==> flow/design.v <==
module MAC(  
  input         clock,  
  input  [7:0]  io_a,  
  input  [7:0]  io_b,  
  input  [15:0] io_c,  
  output [16:0] io_y  
);
  reg [7:0] rA;  
  reg [7:0] rB;  
  reg [15:0] rC;  
  wire [15:0] mult;  
  assign mult = $signed(rA) * $signed(rB);  
  assign io_y = $signed(rC) + $signed(mult);  
  always @(posedge clock) begin
    rA <= io_a;
    rB <= io_b;
    rC <= io_c;
  end
endmodule
module Adder(  
  input         clock,  
  input  [16:0] io_a,  
  input  [16:0] io_b,  
  output [17:0] io_y  
);
  reg [16:0] rA;  
  reg [16:0] rB;  
  assign io_y = $signed(rA) + $signed(rB);  
  always @(posedge clock) begin
    rA <= io_a;
    rB <= io_b;
  end
endmodule
module Adder_8(  
  input         clock,  
  input  [17:0] io_a,  
  input  [17:0] io_b,  
  output [18:0] io_y  
);
  reg [17:0] rA;  
  reg [17:0] rB;  
  assign io_y = $signed(rA) + $signed(rB);  
  always @(posedge clock) begin
    rA <= io_a;
    rB <= io_b;
  end
endmodule
module Adder_12(  
  input         clock,  
  input  [18:0] io_a,  
  input  [18:0] io_b,  
  output [19:0] io_y  
);
  reg [18:0] rA;  
  reg [18:0] rB;  
  assign io_y = $signed(rA) + $signed(rB);  
  always @(posedge clock) begin
    rA <= io_a;
    rB <= io_b;
  end
endmodule
module Adder_14(  
  input         clock,  
  input  [19:0] io_a,  
  input  [19:0] io_b,  
  output [20:0] io_y  
);
  reg [19:0] rA;  
  reg [19:0] rB;  
  assign io_y = $signed(rA) + $signed(rB);  
  always @(posedge clock) begin
    rA <= io_a;
    rB <= io_b;
  end
endmodule
module DotProduct(  
  input         clock,  
  input  [7:0]  io_a_0,
  input  [7:0]  io_a_1,
  input  [7:0]  io_a_2,
  input  [7:0]  io_a_3,
  input  [7:0]  io_a_4,
  input  [7:0]  io_a_5,
  input  [7:0]  io_a_6,
  input  [7:0]  io_a_7,
  input  [7:0]  io_a_8,
  input  [7:0]  io_a_9,
  input  [7:0]  io_a_10,
  input  [7:0]  io_a_11,
  input  [7:0]  io_a_12,
  input  [7:0]  io_a_13,
  input  [7:0]  io_a_14,
  input  [7:0]  io_a_15,
  input  [7:0]  io_b_0,  
  input  [7:0]  io_b_1,  
  input  [7:0]  io_b_2,  
  input  [7:0]  io_b_3,  
  input  [7:0]  io_b_4,  
  input  [7:0]  io_b_5,  
  input  [7:0]  io_b_6,  
  input  [7:0]  io_b_7,  
  input  [7:0]  io_b_8,  
  input  [7:0]  io_b_9,  
  input  [7:0]  io_b_10,  
  input  [7:0]  io_b_11,  
  input  [7:0]  io_b_12,  
  input  [7:0]  io_b_13,  
  input  [7:0]  io_b_14,  
  input  [7:0]  io_b_15,  
  output [20:0] io_y  
);
  wire  m_0_clock;  
  wire [7:0] m_0_io_a;  
  wire [7:0] m_0_io_b;  
  wire [15:0] m_0_io_c;  
  wire [16:0] m_0_io_y;  
  wire  m_1_clock;  
  wire [7:0] m_1_io_a;  
  wire [7:0] m_1_io_b;  
  wire [15:0] m_1_io_c;  
  wire [16:0] m_1_io_y;  
  wire  m_2_clock;  
  wire [7:0] m_2_io_a;  
  wire [7:0] m_2_io_b;  
  wire [15:0] m_2_io_c;  
  wire [16:0] m_2_io_y;  
  wire  m_3_clock;  
  wire [7:0] m_3_io_a;  
  wire [7:0] m_3_io_b;  
  wire [15:0] m_3_io_c;  
  wire [16:0] m_3_io_y;  
  wire  m_4_clock;  
  wire [7:0] m_4_io_a;  
  wire [7:0] m_4_io_b;  
  wire [15:0] m_4_io_c;  
  wire [16:0] m_4_io_y;  
  wire  m_5_clock;  
  wire [7:0] m_5_io_a;  
  wire [7:0] m_5_io_b;  
  wire [15:0] m_5_io_c;  
  wire [16:0] m_5_io_y;  
  wire  m_6_clock;  
  wire [7:0] m_6_io_a;  
  wire [7:0] m_6_io_b;  
  wire [15:0] m_6_io_c;  
  wire [16:0] m_6_io_y;  
  wire  m_7_clock;  
  wire [7:0] m_7_io_a;  
  wire [7:0] m_7_io_b;  
  wire [15:0] m_7_io_c;  
  wire [16:0] m_7_io_y;  
  wire  m_8_clock;  
  wire [7:0] m_8_io_a;  
  wire [7:0] m_8_io_b;  
  wire [15:0] m_8_io_c;  
  wire [16:0] m_8_io_y;  
  wire  m_9_clock;  
  wire [7:0] m_9_io_a;  
  wire [7:0] m_9_io_b;  
  wire [15:0] m_9_io_c;  
  wire [16:0] m_9_io_y;  
  wire  m_10_clock;  
  wire [7:0] m_10_io_a;  
  wire [7:0] m_10_io_b;  
  wire [15:0] m_10_io_c;  
  wire [16:0] m_10_io_y;  
  wire  m_11_clock;  
  wire [7:0] m_11_io_a;  
  wire [7:0] m_11_io_b;  
  wire [15:0] m_11_io_c;  
  wire [16:0] m_11_io_y;  
  wire  m_12_clock;  
  wire [7:0] m_12_io_a;  
  wire [7:0] m_12_io_b;  
  wire [15:0] m_12_io_c;  
  wire [16:0] m_12_io_y;  
  wire  m_13_clock;  
  wire [7:0] m_13_io_a;  
  wire [7:0] m_13_io_b;  
  wire [15:0] m_13_io_c;  
  wire [16:0] m_13_io_y;  
  wire  m_14_clock;  
  wire [7:0] m_14_io_a;  
  wire [7:0] m_14_io_b;  
  wire [15:0] m_14_io_c;  
  wire [16:0] m_14_io_y;  
  wire  m_15_clock;  
  wire [7:0] m_15_io_a;  
  wire [7:0] m_15_io_b;  
  wire [15:0] m_15_io_c;  
  wire [16:0] m_15_io_y;  
  wire  a_0_0_clock;  
  wire [16:0] a_0_0_io_a;  
  wire [16:0] a_0_0_io_b;  
  wire [17:0] a_0_0_io_y;  
  wire  a_0_1_clock;  
  wire [16:0] a_0_1_io_a;  
  wire [16:0] a_0_1_io_b;  
  wire [17:0] a_0_1_io_y;  
  wire  a_0_2_clock;  
  wire [16:0] a_0_2_io_a;  
  wire [16:0] a_0_2_io_b;  
  wire [17:0] a_0_2_io_y;  
  wire  a_0_3_clock;  
  wire [16:0] a_0_3_io_a;  
  wire [16:0] a_0_3_io_b;  
  wire [17:0] a_0_3_io_y;  
  wire  a_0_4_clock;  
  wire [16:0] a_0_4_io_a;  
  wire [16:0] a_0_4_io_b;  
  wire [17:0] a_0_4_io_y;  
  wire  a_0_5_clock;  
  wire [16:0] a_0_5_io_a;  
  wire [16:0] a_0_5_io_b;  
  wire [17:0] a_0_5_io_y;  
  wire  a_0_6_clock;  
  wire [16:0] a_0_6_io_a;  
  wire [16:0] a_0_6_io_b;  
  wire [17:0] a_0_6_io_y;  
  wire  a_0_7_clock;  
  wire [16:0] a_0_7_io_a;  
  wire [16:0] a_0_7_io_b;  
  wire [17:0] a_0_7_io_y;  
  wire  a_1_0_clock;  
  wire [17:0] a_1_0_io_a;  
  wire [17:0] a_1_0_io_b;  
  wire [18:0] a_1_0_io_y;  
  wire  a_1_1_clock;  
  wire [17:0] a_1_1_io_a;  
  wire [17:0] a_1_1_io_b;  
  wire [18:0] a_1_1_io_y;  
  wire  a_1_2_clock;  
  wire [17:0] a_1_2_io_a;  
  wire [17:0] a_1_2_io_b;  
  wire [18:0] a_1_2_io_y;  
  wire  a_1_3_clock;  
  wire [17:0] a_1_3_io_a;  
  wire [17:0] a_1_3_io_b;  
  wire [18:0] a_1_3_io_y;  
  wire  a_2_0_clock;  
  wire [18:0] a_2_0_io_a;  
  wire [18:0] a_2_0_io_b;  
  wire [19:0] a_2_0_io_y;  
  wire  a_2_1_clock;  
  wire [18:0] a_2_1_io_a;  
  wire [18:0] a_2_1_io_b;  
  wire [19:0] a_2_1_io_y;  
  wire  a_3_0_clock;  
  wire [19:0] a_3_0_io_a;  
  wire [19:0] a_3_0_io_b;  
  wire [20:0] a_3_0_io_y;  
  MAC m_0 (  
    .clock(m_0_clock),
    .io_a(m_0_io_a),
    .io_b(m_0_io_b),
    .io_c(m_0_io_c),
    .io_y(m_0_io_y)
  );
  MAC m_1 (  
    .clock(m_1_clock),
    .io_a(m_1_io_a),
    .io_b(m_1_io_b),
    .io_c(m_1_io_c),
    .io_y(m_1_io_y)
  );
  MAC m_2 (  
    .clock(m_2_clock),
    .io_a(m_2_io_a),
    .io_b(m_2_io_b),
    .io_c(m_2_io_c),
    .io_y(m_2_io_y)
  );
  MAC m_3 (  
    .clock(m_3_clock),
    .io_a(m_3_io_a),
    .io_b(m_3_io_b),
    .io_c(m_3_io_c),
    .io_y(m_3_io_y)
  );
  MAC m_4 (  
    .clock(m_4_clock),
    .io_a(m_4_io_a),
    .io_b(m_4_io_b),
    .io_c(m_4_io_c),
    .io_y(m_4_io_y)
  );
  MAC m_5 (  
    .clock(m_5_clock),
    .io_a(m_5_io_a),
    .io_b(m_5_io_b),
    .io_c(m_5_io_c),
    .io_y(m_5_io_y)
  );
  MAC m_6 (  
    .clock(m_6_clock),
    .io_a(m_6_io_a),
    .io_b(m_6_io_b),
    .io_c(m_6_io_c),
    .io_y(m_6_io_y)
  );
  MAC m_7 (  
    .clock(m_7_clock),
    .io_a(m_7_io_a),
    .io_b(m_7_io_b),
    .io_c(m_7_io_c),
    .io_y(m_7_io_y)
  );
  MAC m_8 (  
    .clock(m_8_clock),
    .io_a(m_8_io_a),
    .io_b(m_8_io_b),
    .io_c(m_8_io_c),
    .io_y(m_8_io_y)
  );
  MAC m_9 (  
    .clock(m_9_clock),
    .io_a(m_9_io_a),
    .io_b(m_9_io_b),
    .io_c(m_9_io_c),
    .io_y(m_9_io_y)
  );
  MAC m_10 (  
    .clock(m_10_clock),
    .io_a(m_10_io_a),
    .io_b(m_10_io_b),
    .io_c(m_10_io_c),
    .io_y(m_10_io_y)
  );
  MAC m_11 (  
    .clock(m_11_clock),
    .io_a(m_11_io_a),
    .io_b(m_11_io_b),
    .io_c(m_11_io_c),
    .io_y(m_11_io_y)
  );
  MAC m_12 (  
    .clock(m_12_clock),
    .io_a(m_12_io_a),
    .io_b(m_12_io_b),
    .io_c(m_12_io_c),
    .io_y(m_12_io_y)
  );
  MAC m_13 (  
    .clock(m_13_clock),
    .io_a(m_13_io_a),
    .io_b(m_13_io_b),
    .io_c(m_13_io_c),
    .io_y(m_13_io_y)
  );
  MAC m_14 (  
    .clock(m_14_clock),
    .io_a(m_14_io_a),
    .io_b(m_14_io_b),
    .io_c(m_14_io_c),
    .io_y(m_14_io_y)
  );
  MAC m_15 (  
    .clock(m_15_clock),
    .io_a(m_15_io_a),
    .io_b(m_15_io_b),
    .io_c(m_15_io_c),
    .io_y(m_15_io_y)
  );
  Adder a_0_0 (  
    .clock(a_0_0_clock),
    .io_a(a_0_0_io_a),
    .io_b(a_0_0_io_b),
    .io_y(a_0_0_io_y)
  );
  Adder a_0_1 (  
    .clock(a_0_1_clock),
    .io_a(a_0_1_io_a),
    .io_b(a_0_1_io_b),
    .io_y(a_0_1_io_y)
  );
  Adder a_0_2 (  
    .clock(a_0_2_clock),
    .io_a(a_0_2_io_a),
    .io_b(a_0_2_io_b),
    .io_y(a_0_2_io_y)
  );
  Adder a_0_3 (  
    .clock(a_0_3_clock),
    .io_a(a_0_3_io_a),
    .io_b(a_0_3_io_b),
    .io_y(a_0_3_io_y)
  );
  Adder a_0_4 (  
    .clock(a_0_4_clock),
    .io_a(a_0_4_io_a),
    .io_b(a_0_4_io_b),
    .io_y(a_0_4_io_y)
  );
  Adder a_0_5 (  
    .clock(a_0_5_clock),
    .io_a(a_0_5_io_a),
    .io_b(a_0_5_io_b),
    .io_y(a_0_5_io_y)
  );
  Adder a_0_6 (  
    .clock(a_0_6_clock),
    .io_a(a_0_6_io_a),
    .io_b(a_0_6_io_b),
    .io_y(a_0_6_io_y)
  );
  Adder a_0_7 (  
    .clock(a_0_7_clock),
    .io_a(a_0_7_io_a),
    .io_b(a_0_7_io_b),
    .io_y(a_0_7_io_y)
  );
  Adder_8 a_1_0 (  
    .clock(a_1_0_clock),
    .io_a(a_1_0_io_a),
    .io_b(a_1_0_io_b),
    .io_y(a_1_0_io_y)
  );
  Adder_8 a_1_1 (  
    .clock(a_1_1_clock),
    .io_a(a_1_1_io_a),
    .io_b(a_1_1_io_b),
    .io_y(a_1_1_io_y)
  );
  Adder_8 a_1_2 (  
    .clock(a_1_2_clock),
    .io_a(a_1_2_io_a),
    .io_b(a_1_2_io_b),
    .io_y(a_1_2_io_y)
  );
  Adder_8 a_1_3 (  
    .clock(a_1_3_clock),
    .io_a(a_1_3_io_a),
    .io_b(a_1_3_io_b),
    .io_y(a_1_3_io_y)
  );
  Adder_12 a_2_0 (  
    .clock(a_2_0_clock),
    .io_a(a_2_0_io_a),
    .io_b(a_2_0_io_b),
    .io_y(a_2_0_io_y)
  );
  Adder_12 a_2_1 (  
    .clock(a_2_1_clock),
    .io_a(a_2_1_io_a),
    .io_b(a_2_1_io_b),
    .io_y(a_2_1_io_y)
  );
  Adder_14 a_3_0 (  
    .clock(a_3_0_clock),
    .io_a(a_3_0_io_a),
    .io_b(a_3_0_io_b),
    .io_y(a_3_0_io_y)
  );
  assign io_y = a_3_0_io_y;  
  assign m_0_clock = clock;  
  assign m_0_io_a = io_a_0;  
  assign m_0_io_b = io_b_0;  
  assign m_0_io_c = 16'sh0;  
  assign m_1_clock = clock;  
  assign m_1_io_a = io_a_1;  
  assign m_1_io_b = io_b_1;  
  assign m_1_io_c = 16'sh0;  
  assign m_2_clock = clock;  
  assign m_2_io_a = io_a_2;  
  assign m_2_io_b = io_b_2;  
  assign m_2_io_c = 16'sh0;  
  assign m_3_clock = clock;  
  assign m_3_io_a = io_a_3;  
  assign m_3_io_b = io_b_3;  
  assign m_3_io_c = 16'sh0;  
  assign m_4_clock = clock;  
  assign m_4_io_a = io_a_4;  
  assign m_4_io_b = io_b_4;  
  assign m_4_io_c = 16'sh0;  
  assign m_5_clock = clock;  
  assign m_5_io_a = io_a_5;  
  assign m_5_io_b = io_b_5;  
  assign m_5_io_c = 16'sh0;  
  assign m_6_clock = clock;  
  assign m_6_io_a = io_a_6;  
  assign m_6_io_b = io_b_6;  
  assign m_6_io_c = 16'sh0;  
  assign m_7_clock = clock;  
  assign m_7_io_a = io_a_7;  
  assign m_7_io_b = io_b_7;  
  assign m_7_io_c = 16'sh0;  
  assign m_8_clock = clock;  
  assign m_8_io_a = io_a_8;  
  assign m_8_io_b = io_b_8;  
  assign m_8_io_c = 16'sh0;  
  assign m_9_clock = clock;  
  assign m_9_io_a = io_a_9;  
  assign m_9_io_b = io_b_9;  
  assign m_9_io_c = 16'sh0;  
  assign m_10_clock = clock;  
  assign m_10_io_a = io_a_10;  
  assign m_10_io_b = io_b_10;  
  assign m_10_io_c = 16'sh0;  
  assign m_11_clock = clock;  
  assign m_11_io_a = io_a_11;  
  assign m_11_io_b = io_b_11;  
  assign m_11_io_c = 16'sh0;  
  assign m_12_clock = clock;  
  assign m_12_io_a = io_a_12;  
  assign m_12_io_b = io_b_12;  
  assign m_12_io_c = 16'sh0;  
  assign m_13_clock = clock;  
  assign m_13_io_a = io_a_13;  
  assign m_13_io_b = io_b_13;  
  assign m_13_io_c = 16'sh0;  
  assign m_14_clock = clock;  
  assign m_14_io_a = io_a_14;  
  assign m_14_io_b = io_b_14;  
  assign m_14_io_c = 16'sh0;  
  assign m_15_clock = clock;  
  assign m_15_io_a = io_a_15;  
  assign m_15_io_b = io_b_15;  
  assign m_15_io_c = 16'sh0;  
  assign a_0_0_clock = clock;  
  assign a_0_0_io_a = m_0_io_y;  
  assign a_0_0_io_b = m_1_io_y;  
  assign a_0_1_clock = clock;  
  assign a_0_1_io_a = m_2_io_y;  
  assign a_0_1_io_b = m_3_io_y;  
  assign a_0_2_clock = clock;  
  assign a_0_2_io_a = m_4_io_y;  
  assign a_0_2_io_b = m_5_io_y;  
  assign a_0_3_clock = clock;  
  assign a_0_3_io_a = m_6_io_y;  
  assign a_0_3_io_b = m_7_io_y;  
  assign a_0_4_clock = clock;  
  assign a_0_4_io_a = m_8_io_y;  
  assign a_0_4_io_b = m_9_io_y;  
  assign a_0_5_clock = clock;  
  assign a_0_5_io_a = m_10_io_y;  
  assign a_0_5_io_b = m_11_io_y;  
  assign a_0_6_clock = clock;  
  assign a_0_6_io_a = m_12_io_y;  
  assign a_0_6_io_b = m_13_io_y;  
  assign a_0_7_clock = clock;  
  assign a_0_7_io_a = m_14_io_y;  
  assign a_0_7_io_b = m_15_io_y;  
  assign a_1_0_clock = clock;  
  assign a_1_0_io_a = a_0_0_io_y;  
  assign a_1_0_io_b = a_0_1_io_y;  
  assign a_1_1_clock = clock;  
  assign a_1_1_io_a = a_0_2_io_y;  
  assign a_1_1_io_b = a_0_3_io_y;  
  assign a_1_2_clock = clock;  
  assign a_1_2_io_a = a_0_4_io_y;  
  assign a_1_2_io_b = a_0_5_io_y;  
  assign a_1_3_clock = clock;  
  assign a_1_3_io_a = a_0_6_io_y;  
  assign a_1_3_io_b = a_0_7_io_y;  
  assign a_2_0_clock = clock;  
  assign a_2_0_io_a = a_1_0_io_y;  
  assign a_2_0_io_b = a_1_1_io_y;  
  assign a_2_1_clock = clock;  
  assign a_2_1_io_a = a_1_2_io_y;  
  assign a_2_1_io_b = a_1_3_io_y;  
  assign a_3_0_clock = clock;  
  assign a_3_0_io_a = a_2_0_io_y;  
  assign a_3_0_io_b = a_2_1_io_y;  
endmodule
==> reports on DotProduct <==
---- Tool chain data of DotProduct ----
Tool output for the design above before and after an edit, in the order of the flow.
"before" refers to lines of the RTL above, "after" to lines of the edited file.
"change" is "after" less "before", of the values as shown; "rel. change" is that difference over "before", in percent.
Library cell names are shortened.
A cell with n/a has no value.
design
  design top .............................. DotProduct
  clock ................................... clock
  standard-cell library ................... sky130hd
  corner .................................. tt_025C_1v80

---- Diff ----
Unified diff, file above to edited file.
This change comes from a script, not from a designer. The edited design behaves differently; no optimisation was intended.
begin of diff
@@ -26,5 +26,5 @@
   reg [16:0] rA;  
   reg [16:0] rB;  
-  assign io_y = $signed(rA) + $signed(rB);  
+  assign io_y = $signed(rA) | $signed(rB);  
   always @(posedge clock) begin
     rA <= io_a;
end of diff

---- After elaboration ----
Source: Yosys, flattened and elaborated, memories not mapped. Widths are those after wreduce; folded enables and synchronous resets count as part of the registers. Registers that Yosys merges into a memory's read port (data or address) are not register bits. Print and check cells do not count. Equal cells are merged and count once.
word-level totals
  element           before  after  change  rel. change (%)
  register bits     758     744    -14     -1.85
  elaborated cells  93      93     0       0.00
cells by class
  element            before  after  change  rel. change (%)
  multipliers        16      16     0       0.00
  $add $sub $neg     15      7      -8      -53.33
  bitwise operators  0       8      +8      n/a
operators by type and width
  operator                                      before  after  change  rel. change (%)
  16-bit bitwise OR                             0       8      +8      n/a
  16-bit by 16-bit adder with 17-bit output     8       4      -4      -50.00
  17-bit by 17-bit adder with 18-bit output     4       2      -2      -50.00
  18-bit by 18-bit adder with 19-bit output     2       1      -1      -50.00
  19-bit by 19-bit adder with 20-bit output     1       0      -1      -100.00
  8-bit by 8-bit multiplier with 16-bit output  16      16     0       0.00

---- Depth ----
Longest topological path by Yosys (ltp), each cell counted once; first at word level (registers and memories cut), then after technology mapping (sequential cells cut; the memories' decode and read muxes count).
logic depth
  element                        before  after  change  rel. change (%)
  depth in word-level cells      1       1      0       0.00
  ABC_AREA                       0       0      n/a     n/a
  gate-level depth with buffers  17      18     +1      +5.88
  depth with buffers taken out   17      18     +1      +5.88

---- After synthesis ----
Source: synth_stat.txt of the flow (Yosys; design flattened, memories mapped). It holds for the ABC_AREA given above (unset counts as 0); a run with the other value may have another netlist.
cell types
  type       before  after  change  rel. change (%)
  ha_1       715     580    -135    -18.88
  or2_2      11      143    +132    +1200.00
  nor2_1     273     152    -121    -44.32
  xnor2_1    366     269    -97     -26.50
  a21oi_1    239     142    -97     -40.59
  inv_1      1447    1363   -84     -5.81
  o21ai_0    163     96     -67     -41.10
  nand2_1    359     295    -64     -17.83
  a21o_1     79      40     -39     -49.37
  nand2b_1   82      44     -38     -46.34
  o21a_1     71      34     -37     -52.11
  nor3_1     82      52     -30     -36.59
  xor2_1     44      65     +21     +47.73
  dfxtp_1    758     744    -14     -1.85
  a2111oi_0  19      6      -13     -68.42
  a31oi_1    25      13     -12     -48.00
  a21boi_0   22      10     -12     -54.55
  o21bai_1   15      27     +12     +80.00
The list need not be complete.
synthesis totals
  element                          before   after    change   rel. change (%)
  cell area after synthesis (µm²)  66322.4  61072.3  -5250.1  -7.92
  mapped cells                     6888     6135     -753     -10.93
  flip-flop cells                  758      744      -14      -1.85
  sequential area (µm²)            15174.6  14894.3  -280.3   -1.85
The figures by module come from a second, unflattened synthesis with its own total; it is not the netlist above.
second synthesis, totals
  element                                        before   after    change   rel. change (%)
  cells (unflattened synthesis)                  8075     7208     -867     -10.74
  area total of the unflattened synthesis (µm²)  83965.5  77516.8  -6448.7  -7.68
Rows give one instance, submodules left out.
modules, before
  module           instances  area (µm²)  sequential area (µm²)  cells
  MAC              16         3689.8      640.6                  349
  Adder            8          1600.3      680.7                  161
  Adder_8          4          1604.0      720.7                  159
  Adder_12         2          1899.3      760.7                  191
  Adder_14         1          1908.1      800.8                  184
  (no name shown)  1          3.8         0.0                    1
modules, after
  module           instances  area (µm²)  sequential area (µm²)  cells
  MAC              16         3689.8      640.6                  349
  Adder_8          4          1604.0      720.7                  159
  Adder            8          794.5       680.7                  52
  Adder_12         2          1899.3      760.7                  191
  Adder_14         1          1905.6      800.8                  189
  (no name shown)  1          3.8         0.0                    1

---- Timing after synthesis ----
Source: OpenSTA report_checks on the synthesized netlist (no wires, ideal clock, input and output delay 20% of the period each), path of least setup slack; recovery checks are left aside. Register names are those of the netlist, which keeps one name where synthesis merged equal registers.
timing post-synthesis
  element                        before                 after                  change  rel. change (%)
  kind                           reg-to-reg             reg-to-reg             n/a     n/a
  from                           register m_0.rB[7]     register m_12.rB[2]    n/a     n/a
  to                             register a_0_0.rA[15]  register a_0_6.rA[13]  n/a     n/a
  time at the first pin (ns)     0.000                  0.000                  0.000   n/a
  stages                         16                     17                     +1      +6.25
  setup time (ns)                0.120                  0.072                  -0.048  n/a
  path slack (ns)                0.778                  0.713                  -0.065  n/a
  path delay (ns)                4.222                  4.287                  +0.065  +1.54
  path buffers                   0                      0                      0       n/a
  period (ns)                    5.0                    5.0                    0.0     0.00
  arrival (ns)                   4.102                  4.215                  +0.113  +2.75
  synthesis period reached (ns)  4.222                  4.287                  +0.065  +1.54
"path delay" is the arrival time less input delay plus setup time.
"stages": output pins that drive a net of the path, with the launching flip-flop's if there is one; two outputs of one cell count as two.
"synthesis period reached" = period - worst setup slack (recovery checks aside). The figure is calculated, with input and output delays left at 20% of the set period.
The rows between start and end are the longest chain of elaborated cells between them; the timing report does not say that the signal goes this way. Where chains are equally long, one stands for them.
Each line given opens the expression or statement behind the cell; cells for indexed reads and writes are added by Yosys, which also makes memories of some case tables.
between the ends, post-synthesis, before
  cell sequence ........................... dfxtp_1 clkinv_1 fa_1 fa_1 inv_1 fa_1 inv_1 fa_1 inv_1 ha_1 o21a_1 nor2_1 nor3_1 a2111oi_0 a21oi_1 xnor2_1
  cells in the longest elaborated chain ... 1
  elaborated cells between the ends (all ways) .. 1
  classes of those cells .................. 1 x mul
ends and longest elaborated chain, post-synthesis, before
  element                                       RTL line  RTL
  start, declared                               9         reg [7:0] rB;
  start, assigned                               16        rB <= io_b;
  8-bit by 8-bit multiplier with 16-bit output  12        assign mult = $signed(rA) * $signed(rB);
  end, assigned                                 30        rA <= io_a;
  end, declared                                 26        reg [16:0] rA;
between the ends, post-synthesis, after
  cell sequence ........................... dfxtp_1 and2_1 fa_1 inv_1 fa_1 inv_1 fa_1 inv_1 fa_1 inv_1 ha_1 and3_1 a2111o_1 and4_1 o31a_1 nor2_1 xnor2_1
  cells in the longest elaborated chain ... 1
  elaborated cells between the ends (all ways) .. 1
  classes of those cells .................. 1 x mul
ends and longest elaborated chain, post-synthesis, after
  element                                       RTL line  RTL
  start, declared                               9         reg [7:0] rB;
  start, assigned                               16        rB <= io_b;
  8-bit by 8-bit multiplier with 16-bit output  12        assign mult = $signed(rA) * $signed(rB);
  end, assigned                                 30        rA <= io_a;
  end, declared                                 26        reg [16:0] rA;

---- Worst path after layout ----
Path of least setup slack in the final report of the runs of pair 1 (OpenROAD, finished layout, wires in). Where an end is a register, its clock arrival counts in the times.
timing after layout
  element                     before                after                 change  rel. change (%)
  kind                        reg-to-output         reg-to-output         n/a     n/a
  from                        register a_3_0.rB[0]  register a_3_0.rA[0]  n/a     n/a
  to                          output io_y[14]       output io_y[12]       n/a     n/a
  time at the first pin (ns)  0.72                  0.72                  0.00    0.00
  path buffers                1                     1                     0       0.00
  period (ns)                 5.0                   5.0                   0.0     0.00
  stages                      12                    11                    -1      -8.33
  path slack (ns)             0.30                  0.20                  -0.10   n/a
  arrival (ns)                3.70                  3.80                  +0.10   +2.70
The rows between start and end are the longest chain of elaborated cells between them; the timing report does not say that the signal goes this way. Where chains are equally long, one stands for them.
between the ends, after layout, before
  cell sequence ........................... dfxtp_1 ha_1 inv_1 fa_1 nor2b_1 o21ai_0 a21boi_2 o221ai_2 o21ai_2 a21oi_1 xnor2_2 clkdlybuf4s50_1
  cells in the longest elaborated chain ... 1
  elaborated cells between the ends (all ways) .. 1
  classes of those cells .................. 1 x add/sub
ends and longest elaborated chain, after layout, before
  element                                    RTL line  RTL
  start, declared                            69        reg [19:0] rB;
  start, assigned                            73        rB <= io_b;
  19-bit by 19-bit adder with 20-bit output  70        assign io_y = $signed(rA) + $signed(rB);
  end, declared                              110       output [20:0] io_y
between the ends, after layout, after
  cell sequence ........................... dfxtp_1 ha_1 inv_1 fa_1 nor2b_1 o31a_1 o22ai_1 nor2_1 o41a_1 xor2_1 clkdlybuf4s50_1
  cells in the longest elaborated chain ... 1
  elaborated cells between the ends (all ways) .. 1
  classes of those cells .................. 1 x add/sub
ends and longest elaborated chain, after layout, after
  element                                    RTL line  RTL
  start, declared                            68        reg [19:0] rA;
  start, assigned                            72        rA <= io_a;
  18-bit by 18-bit adder with 19-bit output  70        assign io_y = $signed(rA) + $signed(rB);
  end, declared                              110       output [20:0] io_y

---- Measured runs ----
Runs of the flow (Yosys, OpenROAD) on both versions; the two runs of a pair have the same settings. The constraints put input and output delay at 20% of the set period each and load the outputs with 0.01 pF.
settings, pair 1
  CORE_UTILIZATION ........................ 40
  period_ns ............................... 5.0
  CAP_MARGIN .............................. 20
  CORE_MARGIN ............................. 2
  SLEW_MARGIN ............................. 20
final reports, pair 1
  element                                 before    after     change     rel. change (%)
  standard-cell area after routing (µm²)  75169.6   69425.3   -5744.3    -7.64
  total power of the final layout (W)     0.049219  0.040559  -0.008660  -17.59
  post-synthesis cell area (µm²)          66322.4   61072.3   -5250.1    -7.92
  die size (µm²)                          169077.0  155824.0  -13253.0   -7.84
  achieved clock period (ns)              4.705     4.801     +0.096     +2.04
  lowest setup slack (ns)                 0.295     0.199     -0.096     n/a
  post-route utilization                  0.456     0.458     +0.002     n/a
  sum of negative setup slack (ns)        0.000     0.000     0.000      n/a
  lowest hold slack (ns)                  0.450     0.394     -0.056     n/a
settings, pair 2
  CAP_MARGIN .............................. 5
  CORE_MARGIN ............................. 5
  CORE_UTILIZATION ........................ 15
  GPL_TIMING_DRIVEN ....................... 1
  PLACE_DENSITY ........................... 0.53
  SLEW_MARGIN ............................. 40
  period_ns ............................... 6.59
final reports, pair 2
  element                                 before    after     change     rel. change (%)
  standard-cell area after routing (µm²)  80248.2   74229.9   -6018.3    -7.50
  total power of the final layout (W)     0.039135  0.032202  -0.006933  -17.72
  post-synthesis cell area (µm²)          66322.4   61072.3   -5250.1    -7.92
  die size (µm²)                          455544.0  420008.0  -35536.0   -7.80
  achieved clock period (ns)              5.825     5.282     -0.543     -9.32
  lowest setup slack (ns)                 0.765     1.308     +0.543     n/a
  post-route utilization                  0.182     0.183     +0.001     n/a
  sum of negative setup slack (ns)        0.000     0.000     0.000      n/a
  lowest hold slack (ns)                  0.449     0.395     -0.054     n/a
"achieved clock period": clock period set for the run, less the worst setup slack. It is reckoned from that one timing run; input and output delays stay at 20% of the period that was set.
By "total power of the final layout" is meant OpenSTA's value without simulated activity: inputs other than the clock are taken to toggle once in ten clock periods, and the tool carries that through the logic.
